==> flow/design.v <==
`timescale 1ns / 1ps
module SHA256(
clk,
rst_n,
valid_in,
valid_out,
message,
Hash_result);
input clk, rst_n, valid_in;
input [439:0] message;
output reg valid_out;
output reg [255:0] Hash_result;
reg [1:0] next_state,state;
reg [6:0] count;
reg [31:0] a_temp, b_temp, c_temp, d_temp, e_temp, f_temp, g_temp, h_temp;
reg [31:0] k;
reg [511:0] chunk;
reg [31:0] mreg_0, mreg_1, mreg_2, mreg_3, mreg_4, mreg_5, mreg_6, mreg_7, mreg_8, mreg_9, mreg_10, mreg_11, mreg_12, mreg_13, mreg_14, mreg_15;
wire [31:0] sigma_0, sigma_1, cap_sigma_0, cap_sigma_1, maj, ch;
parameter H0 = 32'h6a09e667;
parameter H1 = 32'hbb67ae85;
parameter H2 = 32'h3c6ef372;
parameter H3 = 32'ha54ff53a;
parameter H5 = 32'h9b05688c;
parameter H4 = 32'h510e527f;
parameter H6 = 32'h1f83d9ab;
parameter H7 = 32'h5be0cd19;
parameter K0 = 32'h428a2f98;
parameter K1 = 32'h71374491;
parameter K2 = 32'hb5c0fbcf;
parameter K3 = 32'he9b5dba5;
parameter K4 = 32'h3956c25b;
parameter K5 = 32'h59f111f1;
parameter K6 = 32'h923f82a4;
parameter K7 = 32'hab1c5ed5;
parameter K8 = 32'hd807aa98;
parameter K9 = 32'h12835b01;
parameter K10 = 32'h243185be;
parameter K11 = 32'h550c7dc3;
parameter K12 = 32'h72be5d74;
parameter K13 = 32'h80deb1fe;
parameter K14 = 32'h9bdc06a7;
parameter K15 = 32'hc19bf174;
parameter K16 = 32'he49b69c1;
parameter K17 = 32'hefbe4786;
parameter K18 = 32'h0fc19dc6;
parameter K19 = 32'h240ca1cc;
parameter K20 = 32'h2de92c6f;
parameter K21 = 32'h4a7484aa;
parameter K22 = 32'h5cb0a9dc;
parameter K23 = 32'h76f988da;
parameter K24 = 32'h983e5152;
parameter K25 = 32'ha831c66d;
parameter K26 = 32'hb00327c8;
parameter K27 = 32'hbf597fc7;
parameter K28 = 32'hc6e00bf3;
parameter K29 = 32'hd5a79147;
parameter K30 = 32'h06ca6351;
parameter K31 = 32'h14292967;
parameter K32 = 32'h27b70a85;
parameter K33 = 32'h2e1b2138;
parameter K34 = 32'h4d2c6dfc;
parameter K35 = 32'h53380d13;
parameter K36 = 32'h650a7354;
parameter K37 = 32'h766a0abb;
parameter K38 = 32'h81c2c92e;
parameter K39 = 32'h92722c85;
parameter K40 = 32'ha2bfe8a1;
parameter K41 = 32'ha81a664b;
parameter K42 = 32'hc24b8b70;
parameter K43 = 32'hc76c51a3;
parameter K44 = 32'hd192e819;
parameter K45 = 32'hd6990624;
parameter K46 = 32'hf40e3585;
parameter K47 = 32'h106aa070;
parameter K48 = 32'h19a4c116;
parameter K49 = 32'h1e376c08;
parameter K50 = 32'h2748774c;
parameter K51 = 32'h34b0bcb5;
parameter K52 = 32'h391c0cb3;
parameter K53 = 32'h4ed8aa4a;
parameter K54 = 32'h5b9cca4f;
parameter K55 = 32'h682e6ff3;
parameter K56 = 32'h748f82ee;
parameter K57 = 32'h78a5636f;
parameter K58 = 32'h84c87814;
parameter K59 = 32'h8cc70208;
parameter K60 = 32'h90befffa;
parameter K61 = 32'ha4506ceb;
parameter K62 = 32'hbef9a3f7;
parameter K63 = 32'hc67178f2;
parameter PADDING = 'd0;
parameter COMPUTE = 'd1;
parameter IDLE = 'd2;
always@(next_state)begin   
	case(next_state)
		IDLE:  state = IDLE;
		COMPUTE:  state = COMPUTE;
		default:  state = IDLE;
	endcase
end
always@(posedge clk or negedge rst_n)begin
	if(!rst_n)begin
		next_state <= IDLE;
	end
	else begin
		if(next_state == IDLE && valid_in)begin
			next_state <= COMPUTE;
		end
      	else if(next_state == COMPUTE && count == 'd64)begin
			next_state <= IDLE;
		end
		else begin
			next_state <= next_state;
		end
	end
end
assign sigma_0 = ({a_temp[1:0], a_temp[31:2]}) ^ ({a_temp[12:0], a_temp[31:13]}) ^ ({a_temp[21:0], a_temp[31:22]});
assign sigma_1 = ({e_temp[5:0], e_temp[31:6]}) ^ ({e_temp[10:0], e_temp[31:11]}) ^ ({e_temp[24:0], e_temp[31:25]});
assign maj = (a_temp & b_temp) ^ (a_temp & c_temp) ^ (b_temp & c_temp);
assign ch = (e_temp & f_temp) ^ (~e_temp & g_temp);
assign cap_sigma_0 = {mreg_1[6:0], mreg_1[31:7]} ^ {mreg_1[17:0], mreg_1[31:18]} ^ (mreg_1[31:0] >> 2'b11) ;
  assign cap_sigma_1 = {mreg_14[16:0], mreg_14[31:17]} ^ {mreg_14[18:0], mreg_14[31:19]} ^ (mreg_14[31:0] >> 4'b1010);
always@(posedge clk or negedge rst_n)begin		 
	if(!rst_n)begin
		count <= 'd0;
	end
	else begin
		if(state == COMPUTE)begin
			count <= count + 'd1;
		end
		else begin
			count <= 0;
		end
	end
end
always@(posedge clk or negedge rst_n)begin		 
	if(!rst_n)begin
		chunk <= 'd0;
	end
	else begin
		if(state == IDLE && valid_in)begin
          chunk <= {message[408:0], {8'b10000000}, {55'b0,9'b110111000}, {32'b0}};
		end
		else if(state == IDLE)begin
			chunk <= chunk;
		end
		else begin
			chunk <= chunk << 'd32;
		end
	end
end
always@(posedge clk or negedge rst_n)begin		 
	if(!rst_n)begin
		a_temp <= 'd0;
		b_temp <= 'd0;
		c_temp <= 'd0;
		d_temp <= 'd0;
		e_temp <= 'd0;
		f_temp <= 'd0;
		g_temp <= 'd0;
		h_temp <= 'd0;
	end
	else begin
		if(state == IDLE)begin
			a_temp <= H0;
			b_temp <= H1;
			c_temp <= H2;
			d_temp <= H3;
			e_temp <= H4;
			f_temp <= H5;
			g_temp <= H6;
			h_temp <= H7;
		end
		else if(state == COMPUTE)begin
			a_temp <= h_temp + sigma_1 + ch + k + mreg_15 + sigma_0 + maj; 	 
			b_temp <= a_temp;
			c_temp <= b_temp;
			d_temp <= c_temp;
			e_temp <= d_temp + h_temp + sigma_1 + ch + k + mreg_15;		 
			f_temp <= e_temp;
			g_temp <= f_temp;
			h_temp <= g_temp;
		end
		else begin
			a_temp <= a_temp;
			b_temp <= b_temp;
			c_temp <= c_temp;
			d_temp <= d_temp;
			e_temp <= e_temp;
			f_temp <= f_temp;
			g_temp <= g_temp;
			h_temp <= h_temp;
		end
	end
end
always@(*)begin		 
	case(count)
		0: k = K0;
		1: k = K1;
		2: k = K2;
		3: k = K3;
		4: k = K4;
		5: k = K5;
		6: k = K6;
		7: k = K7;
		8: k = K8;
		9: k = K9;
		10: k = K10;
		11: k = K11;
		12: k = K12;
		13: k = K13;
		14: k = K14;
		15: k = K15;
		16: k = K16;
		17: k = K17;
		18: k = K18;
		19: k = K19;
		20: k = K20;
		21: k = K21;
		22: k = K22;
		23: k = K23;
		24: k = K24;
		25: k = K25;
		26: k = K26;
		27: k = K27;
		28: k = K28;
		29: k = K29;
		30: k = K30;
		31: k = K31;
		32: k = K32;
		33: k = K33;
		34: k = K34;
		35: k = K35;
		36: k = K36;
		37: k = K37;
		38: k = K38;
		39: k = K39;
		40: k = K40;
		41: k = K41;
		42: k = K42;
		43: k = K43;
		44: k = K44;
		45: k = K45;
		46: k = K46;
		47: k = K47;
		48: k = K48;
		49: k = K49;
		50: k = K50;
		51: k = K51;
		52: k = K52;
		53: k = K53;
		54: k = K54;
		55: k = K55;
		56: k = K56;
		57: k = K57;
		58: k = K58;
		59: k = K59;
		60: k = K60;
		61: k = K61;
		62: k = K62;
		63: k = K63;
		default: k = 32'd0;
	endcase
end
always@(posedge clk or negedge rst_n)begin		 
	if(!rst_n)begin
      	valid_out <= 'd0;
		Hash_result <= 'd0;
	end
	else begin
      if(state == COMPUTE && count == 'd64)begin
          	valid_out <= 'd1;
			Hash_result <= {H0 + a_temp, H1 + b_temp, H2 + c_temp, H3 + d_temp, H4 + e_temp, H5 + f_temp, H6 + g_temp, H7 + h_temp};
        end
      	else begin
          	valid_out <= 'd0;
			Hash_result <= 'd0;
        end
	end
end
always@(posedge clk or negedge rst_n)begin		 
	if(!rst_n)begin
		mreg_15 <= 'd0;
		mreg_14 <= 'd0;
		mreg_13 <= 'd0;
		mreg_12 <= 'd0;
		mreg_11 <= 'd0;
		mreg_10 <= 'd0;
		mreg_9 <= 'd0;
		mreg_8 <= 'd0;
		mreg_7 <= 'd0;
		mreg_6 <= 'd0;
		mreg_5 <= 'd0;
		mreg_4 <= 'd0;
		mreg_3 <= 'd0;
		mreg_2 <= 'd0;
		mreg_1 <= 'd0;
		mreg_0 <= 'd0;
	end
	else begin
      if(state== IDLE  && valid_in)begin
        mreg_15 <= message[439:408];
			mreg_14 <= mreg_15;
			mreg_13 <= mreg_14;
			mreg_12 <= mreg_13;
			mreg_11 <= mreg_12;
			mreg_10 <= mreg_11;
			mreg_9 <= mreg_10;
			mreg_8 <= mreg_9;
			mreg_7 <= mreg_8;
			mreg_6 <= mreg_7;
			mreg_5 <= mreg_6;
			mreg_4 <= mreg_5;
			mreg_3 <= mreg_4;
			mreg_2 <= mreg_3;
			mreg_1 <= mreg_2;
			mreg_0 <= mreg_1;
		end
      else if((count < 15 && state == COMPUTE))begin
			mreg_15 <= chunk[511:480];
			mreg_14 <= mreg_15;
			mreg_13 <= mreg_14;
			mreg_12 <= mreg_13;
			mreg_11 <= mreg_12;
			mreg_10 <= mreg_11;
			mreg_9 <= mreg_10;
			mreg_8 <= mreg_9;
			mreg_7 <= mreg_8;
			mreg_6 <= mreg_7;
			mreg_5 <= mreg_6;
			mreg_4 <= mreg_5;
			mreg_3 <= mreg_4;
			mreg_2 <= mreg_3;
			mreg_1 <= mreg_2;
			mreg_0 <= mreg_1;
		end
      else if(count >= 15 && state == COMPUTE)begin
			mreg_15 <= (mreg_0 + cap_sigma_0 + mreg_9 + cap_sigma_1);
			mreg_14 <= mreg_15;
			mreg_13 <= mreg_14;
			mreg_12 <= mreg_13;
			mreg_11 <= mreg_12;
			mreg_10 <= mreg_11;
			mreg_9 <= mreg_10;
			mreg_8 <= mreg_9;
			mreg_7 <= mreg_8;
			mreg_6 <= mreg_7;
			mreg_5 <= mreg_6;
			mreg_4 <= mreg_5;
			mreg_3 <= mreg_4;
			mreg_2 <= mreg_3;
			mreg_1 <= mreg_2;
			mreg_0 <= mreg_1;
		end
		else begin
			mreg_15 <= mreg_15;
			mreg_14 <= mreg_14;
			mreg_13 <= mreg_13;
			mreg_12 <= mreg_12;
			mreg_11 <= mreg_11;
			mreg_10 <= mreg_10;
			mreg_9 <= mreg_9;
			mreg_8 <= mreg_8;
			mreg_7 <= mreg_7;
			mreg_6 <= mreg_6;
			mreg_5 <= mreg_5;
			mreg_4 <= mreg_4;
			mreg_3 <= mreg_3;
			mreg_2 <= mreg_2;
			mreg_1 <= mreg_1;
			mreg_0 <= mreg_0;
		end
	end
end
endmodule
# Step by step through the tools: SHA256
# Module SHA256 before and after one edit of its RTL, step after step.
# Lines under "before" count in the file above, lines under "after" in the edited file.
# "change": "after" minus "before" as printed here.
# Cell names lack the library's common part.
# A cell with - has no value.
[design] top_module="SHA256" clk_port="clk" library="sky130hd" lib_corner="tt_025C_1v80"

# Diff
# The edit as a unified diff against the file above.
# The edit is scripted: it alters the design's behaviour and was not made to optimise anything.
# begin of diff
@@ -337,5 +337,5 @@
 		end
       else if(count >= 15 && state == COMPUTE)begin
-			mreg_15 <= (mreg_0 + cap_sigma_0 + mreg_9 + cap_sigma_1);
+			mreg_15 <= ((mreg_0 + cap_sigma_0 | mreg_9) + cap_sigma_1);
 			mreg_14 <= mreg_15;
 			mreg_13 <= mreg_14;
# end of diff

# Elaborated design
# Yosys after proc, flatten, opt, wreduce and memory -nomap, before mapping. Memory bits, and registers merged into a memory's read port (data or address), are not among the register bits. Print and check cells are not counted. Equal cells are merged and count once.
# Yosys's memory passes give these memory sizes; they may raise the number of words (mostly to a power of two), join words into wider ones and drop unused or constant bits.
[classes] item="muxes" before=73 after=73 change=0
[classes] item="n_eq" before=6 after=6 change=0
[classes] item="reduce_logical" before=9 after=9 change=0
[classes] item="addsub" before=23 after=22 change=-1
[classes] item="n_cmp" before=2 after=2 change=0
[classes] item="logic" before=17 after=18 change=1
[ops] operator="adder 32 bit" before=14 after=13 change=-1
[ops] operator="OR 32 bit" before=0 after=1 change=1
# Unchanged operator kinds not shown: 25.
[bits] item="word_cells" before=160 after=160 change=0
[bits] item="out_inout_bits" before=257 after=257 change=0
[bits] item="memories" before=1 after=1 change=0
[bits] item="reg_bits" before=1546 after=1546 change=0
[bits] item="in_bits" before=443 after=443 change=0
[bits] item="rom_bits" before=2048 after=2048 change=0
[memory_table] item="mem_shapes" before="64 x 32 bit 1R0W" after="64 x 32 bit 1R0W"

# Logic depth
# Depth = most cells in a row (Yosys ltp): at word level without a register or memory, in the mapped netlist without a sequential cell, where the memories' decode and read muxes count.
[depth] item="ltp_word" before=10 after=10 change=0
[depth] item="abc_area" before="0" after="0"
[depth] item="ltp_mapped" before=29 after=30 change=1
[depth] item="mapped_depth_nobuf" before=27 after=28 change=1

# After synthesis
# Yosys stat after the flow's synthesis: flattened, memories mapped to cells. It holds for the ABC_AREA given above (unset counts as 0); a run with the other value may have another netlist.
[by_type] cell="nand2_1" before=1847 after=2026 change=179
[by_type] cell="o21ai_0" before=667 after=570 change=-97
[by_type] cell="inv_1" before=595 after=505 change=-90
[by_type] cell="fa_1" before=337 after=277 change=-60
[by_type] cell="xnor2_1" before=338 after=395 change=57
[by_type] cell="nor2_1" before=395 after=449 change=54
[by_type] cell="o21ai_1" before=1 after=38 change=37
[by_type] cell="ha_1" before=124 after=151 change=27
[by_type] cell="nand2b_1" before=131 after=156 change=25
[by_type] cell="xor2_1" before=161 after=140 change=-21
[by_type] cell="nand3_1" before=72 after=55 change=-17
[by_type] cell="and3_1" before=31 after=17 change=-14
[by_type] cell="a211o_1" before=4 after=17 change=13
[by_type] cell="a21oi_1" before=212 after=200 change=-12
[by_type] cell="nor2b_1" before=19 after=30 change=11
[by_type] cell="or3_1" before=39 after=29 change=-10
[by_type] cell="buf_2" before=0 after=10 change=10
[by_type] cell="o21bai_1" before=14 after=23 change=9
# Unchanged cell types not shown: 10.
# The list need not be complete.
[mapped] item="flip_flops" before=1446 after=1446 change=0
[mapped] item="area_um2" before=76882.5 after=77149.0 change=266.5
[mapped] item="n_buf" before=492 after=498 change=6
[mapped] item="cell_count" before=8011 after=8140 change=129
[mapped] item="sequential_area_um2" before=36186.0 after=36186.0 change=0.0

# Path before layout
# OpenSTA on the mapped netlist: ideal clock, no wires. The path of least setup slack (recovery checks aside). Input and output delay are each 20% of the period. Register names are those of the netlist, which keeps one name where synthesis merged equal registers.
[synth_timing] item="kind" before="reg2reg" after="reg2reg"
[synth_timing] item="start" before="register count[0]" after="register count[1]"
[synth_timing] item="end" before="register a_temp" after="register a_temp"
[synth_timing] item="t_arrival_ps" before=6633 after=6772 change=139
[synth_timing] item="driving_pins" before=27 after=26 change=-1
[synth_timing] item="tclk_ps" before=10000 after=10000 change=0
[synth_timing] item="launch_ps" before=0 after=0 change=0
[synth_timing] item="setup_time_ps" before=135 after=126 change=-9
[synth_timing] item="delay_ps" before=6768 after=6898 change=130
[synth_timing] item="path_slack_ps" before=3231 after=3102 change=-129
[synth_timing] item="n_path_buf" before=2 after=2 change=0
[synth_timing] item="t_required_ps" before=9865 after=9874 change=9
[synth_timing] item="period_less_setup_slack_ps" before=6769 after=6898 change=129
# "delay_ps" = arrival - input delay + setup time.
# "driving_pins": output pins that drive a net of the path, with the launching flip-flop's if there is one; two outputs of one cell count as two.
# "period_less_setup_slack_ps" is the clock period less the worst setup slack; recovery checks do not enter. This is arithmetic on one report: input and output delays are still those of the set period (20% each).
# Where an end lacks its bit number, it is one bit of the signal, or one of the new flip-flops if synthesis recoded a state register.
# At most two assigning lines are given for a register; there are more.
[synth_between_before] path_cell_list="dfrtp_1 clkbuf_1 clkinv_1 ha_1 clkbuf_1 nand2_1 nand3_1 o21ai_0 o211a_1 or4_1 fa_1 fa_1 inv_1 fa_1 inv_1 fa_1 inv_1 ha_1 a21o_1 a21o_1 a21oi_1 o31ai_1 a41oi_1 o211ai_1 a211o_1 a21oi_1 nand3b_1"
[synth_lines_before] item="start, declared" line=14 rtl="reg [6:0] count;"
[synth_lines_before] item="start, assigned" line=126 rtl="count <= 'd0;"
[synth_lines_before] item="start, assigned" line=130 rtl="count <= count + 'd1;"
[synth_lines_before] item="end, assigned" line=176 rtl="a_temp <= h_temp + sigma_1 + ch + k + mreg_15 + sigma_0 + maj;"
[synth_lines_before] item="end, assigned" line=186 rtl="a_temp <= a_temp;"
[synth_lines_before] item="end, declared" line=15 rtl="reg [31:0] a_temp, b_temp, c_temp, d_temp, e_temp, f_temp, g_temp, h_temp;"
# before: Chain of elaborated cells between the ends: none given.
[synth_between_after] path_cell_list="dfrtp_1 clkbuf_1 inv_1 ha_1 clkbuf_1 nand2_1 mux4_2 a211o_1 fa_1 fa_1 inv_1 fa_1 inv_1 fa_1 inv_1 fa_1 a21o_1 a21oi_1 o21bai_1 a21oi_1 o21bai_2 a21oi_1 o31ai_2 o2111ai_1 a211oi_1 a311o_1"
[synth_lines_after] item="start, declared" line=14 rtl="reg [6:0] count;"
[synth_lines_after] item="start, assigned" line=126 rtl="count <= 'd0;"
[synth_lines_after] item="start, assigned" line=130 rtl="count <= count + 'd1;"
[synth_lines_after] item="end, assigned" line=176 rtl="a_temp <= h_temp + sigma_1 + ch + k + mreg_15 + sigma_0 + maj;"
[synth_lines_after] item="end, assigned" line=186 rtl="a_temp <= a_temp;"
[synth_lines_after] item="end, declared" line=15 rtl="reg [31:0] a_temp, b_temp, c_temp, d_temp, e_temp, f_temp, g_temp, h_temp;"
# after: Chain of elaborated cells between the ends: none given.

# Worst path after layout
# From the final timing report of the runs of pair 1: the path of least setup slack in the routed layout; clock arrival at registers is part of the times.
# The path's times are printed in steps of 10 ps; the period is the one set.
[layout_timing] item="kind" before="reg2reg" after="reg2reg"
[layout_timing] item="start" before="register count[1]" after="register count[0]"
[layout_timing] item="end" before="register a_temp" after="register a_temp"
[layout_timing] item="tclk_ps" before=10000 after=10000 change=0
[layout_timing] item="driving_pins" before=24 after=27 change=3
[layout_timing] item="launch_ps" before=830 after=800 change=-30
[layout_timing] item="setup_time_ps" before=150 after=130 change=-20
[layout_timing] item="t_arrival_ps" before=8700 after=9010 change=310
[layout_timing] item="path_slack_ps" before=1970 after=1640 change=-330
[layout_timing] item="t_required_ps" before=10670 after=10650 change=-20
[layout_timing] item="n_path_buf" before=0 after=0 change=0
# Where an end lacks its bit number, it is one bit of the signal, or one of the new flip-flops if synthesis recoded a state register.
# At most two assigning lines are given for a register; there are more.
[layout_between_before] path_cell_list="dfrtp_1 clkinv_1 ha_1 nand2_1 nand3_1 o21ai_0 o211a_1 or4_1 fa_1 fa_1 fa_1 inv_1 ha_1 ha_1 fa_1 a21oi_1 o22ai_1 o21ai_0 a2111o_1 nand3_1 a31o_2 a21oi_1 xor2_1 nand2_1"
[layout_lines_before] item="start, declared" line=14 rtl="reg [6:0] count;"
[layout_lines_before] item="start, assigned" line=126 rtl="count <= 'd0;"
[layout_lines_before] item="start, assigned" line=130 rtl="count <= count + 'd1;"
[layout_lines_before] item="end, assigned" line=176 rtl="a_temp <= h_temp + sigma_1 + ch + k + mreg_15 + sigma_0 + maj;"
[layout_lines_before] item="end, assigned" line=186 rtl="a_temp <= a_temp;"
[layout_lines_before] item="end, declared" line=15 rtl="reg [31:0] a_temp, b_temp, c_temp, d_temp, e_temp, f_temp, g_temp, h_temp;"
# before: Chain of elaborated cells between the ends: none given.
[layout_between_after] path_cell_list="dfrtp_1 inv_1 ha_1 nand2_1 nand2_1 nor2_1 a311oi_1 a311oi_1 a211o_1 fa_1 fa_1 fa_1 inv_1 ha_1 ha_1 fa_1 a21o_1 a21oi_1 o21bai_1 a21oi_1 o21bai_2 a21oi_1 o31ai_2 o2111ai_1 a21boi_1 nor4_1 nor3_1"
[layout_lines_after] item="start, declared" line=14 rtl="reg [6:0] count;"
[layout_lines_after] item="start, assigned" line=126 rtl="count <= 'd0;"
[layout_lines_after] item="start, assigned" line=130 rtl="count <= count + 'd1;"
[layout_lines_after] item="end, assigned" line=176 rtl="a_temp <= h_temp + sigma_1 + ch + k + mreg_15 + sigma_0 + maj;"
[layout_lines_after] item="end, assigned" line=186 rtl="a_temp <= a_temp;"
[layout_lines_after] item="end, declared" line=15 rtl="reg [31:0] a_temp, b_temp, c_temp, d_temp, e_temp, f_temp, g_temp, h_temp;"
# after: Chain of elaborated cells between the ends: none given.

# Measured runs
# Both versions went through the flow (Yosys, OpenROAD) with the same settings in each pair. Constraints: input delay and output delay 20% of the set period each, output load 0.01 pF.
[flow_settings_pair_1] period_ns=10.0 CAP_MARGIN=20 CORE_MARGIN=2 CORE_UTILIZATION=40 SLEW_MARGIN=20
[results_pair_1] item="final_cell_area_um2" before=91771.8 after=91773.0 change=1.2
[results_pair_1] item="yosys_chip_area_um2" before=76882.5 after=77149.0 change=266.5
[results_pair_1] item="dieArea_um2" before=195731.0 after=196400.0 change=669.0
[results_pair_1] item="achieved_clock_period_ps" before=8035 after=8359 change=324
[results_pair_1] item="setup_ws_ps" before=1965 after=1641 change=-324
[results_pair_1] item="layout_utilization_pct" before=48.2 after=47.8 change=-0.4
[flow_settings_pair_2] ABC_AREA=0 CELL_PAD_IN_SITES_DETAIL_PLACEMENT=0 CORE_UTILIZATION=52 CTS_CLUSTER_DIAMETER=331 CTS_CLUSTER_SIZE=19 GPL_TIMING_DRIVEN=1 PLACE_DENSITY_LB_ADDON=0.26 SETUP_SLACK_MARGIN=-0.69 period_ns=8.54 CAP_MARGIN=20 CORE_MARGIN=2 SLEW_MARGIN=20
[results_pair_2] item="final_cell_area_um2" before=88062.0 after=88453.6 change=391.6
[results_pair_2] item="yosys_chip_area_um2" before=76882.5 after=77149.0 change=266.5
[results_pair_2] item="dieArea_um2" before=150944.0 after=151461.0 change=517.0
[results_pair_2] item="achieved_clock_period_ps" before=7169 after=7495 change=326
[results_pair_2] item="setup_ws_ps" before=1371 after=1045 change=-326
[results_pair_2] item="layout_utilization_pct" before=59.8 after=60.0 change=0.2
# "achieved_clock_period_ps" is the run's clock period less its worst setup slack. It is reckoned from that one timing run; input and output delays stay at 20% of the period that was set.
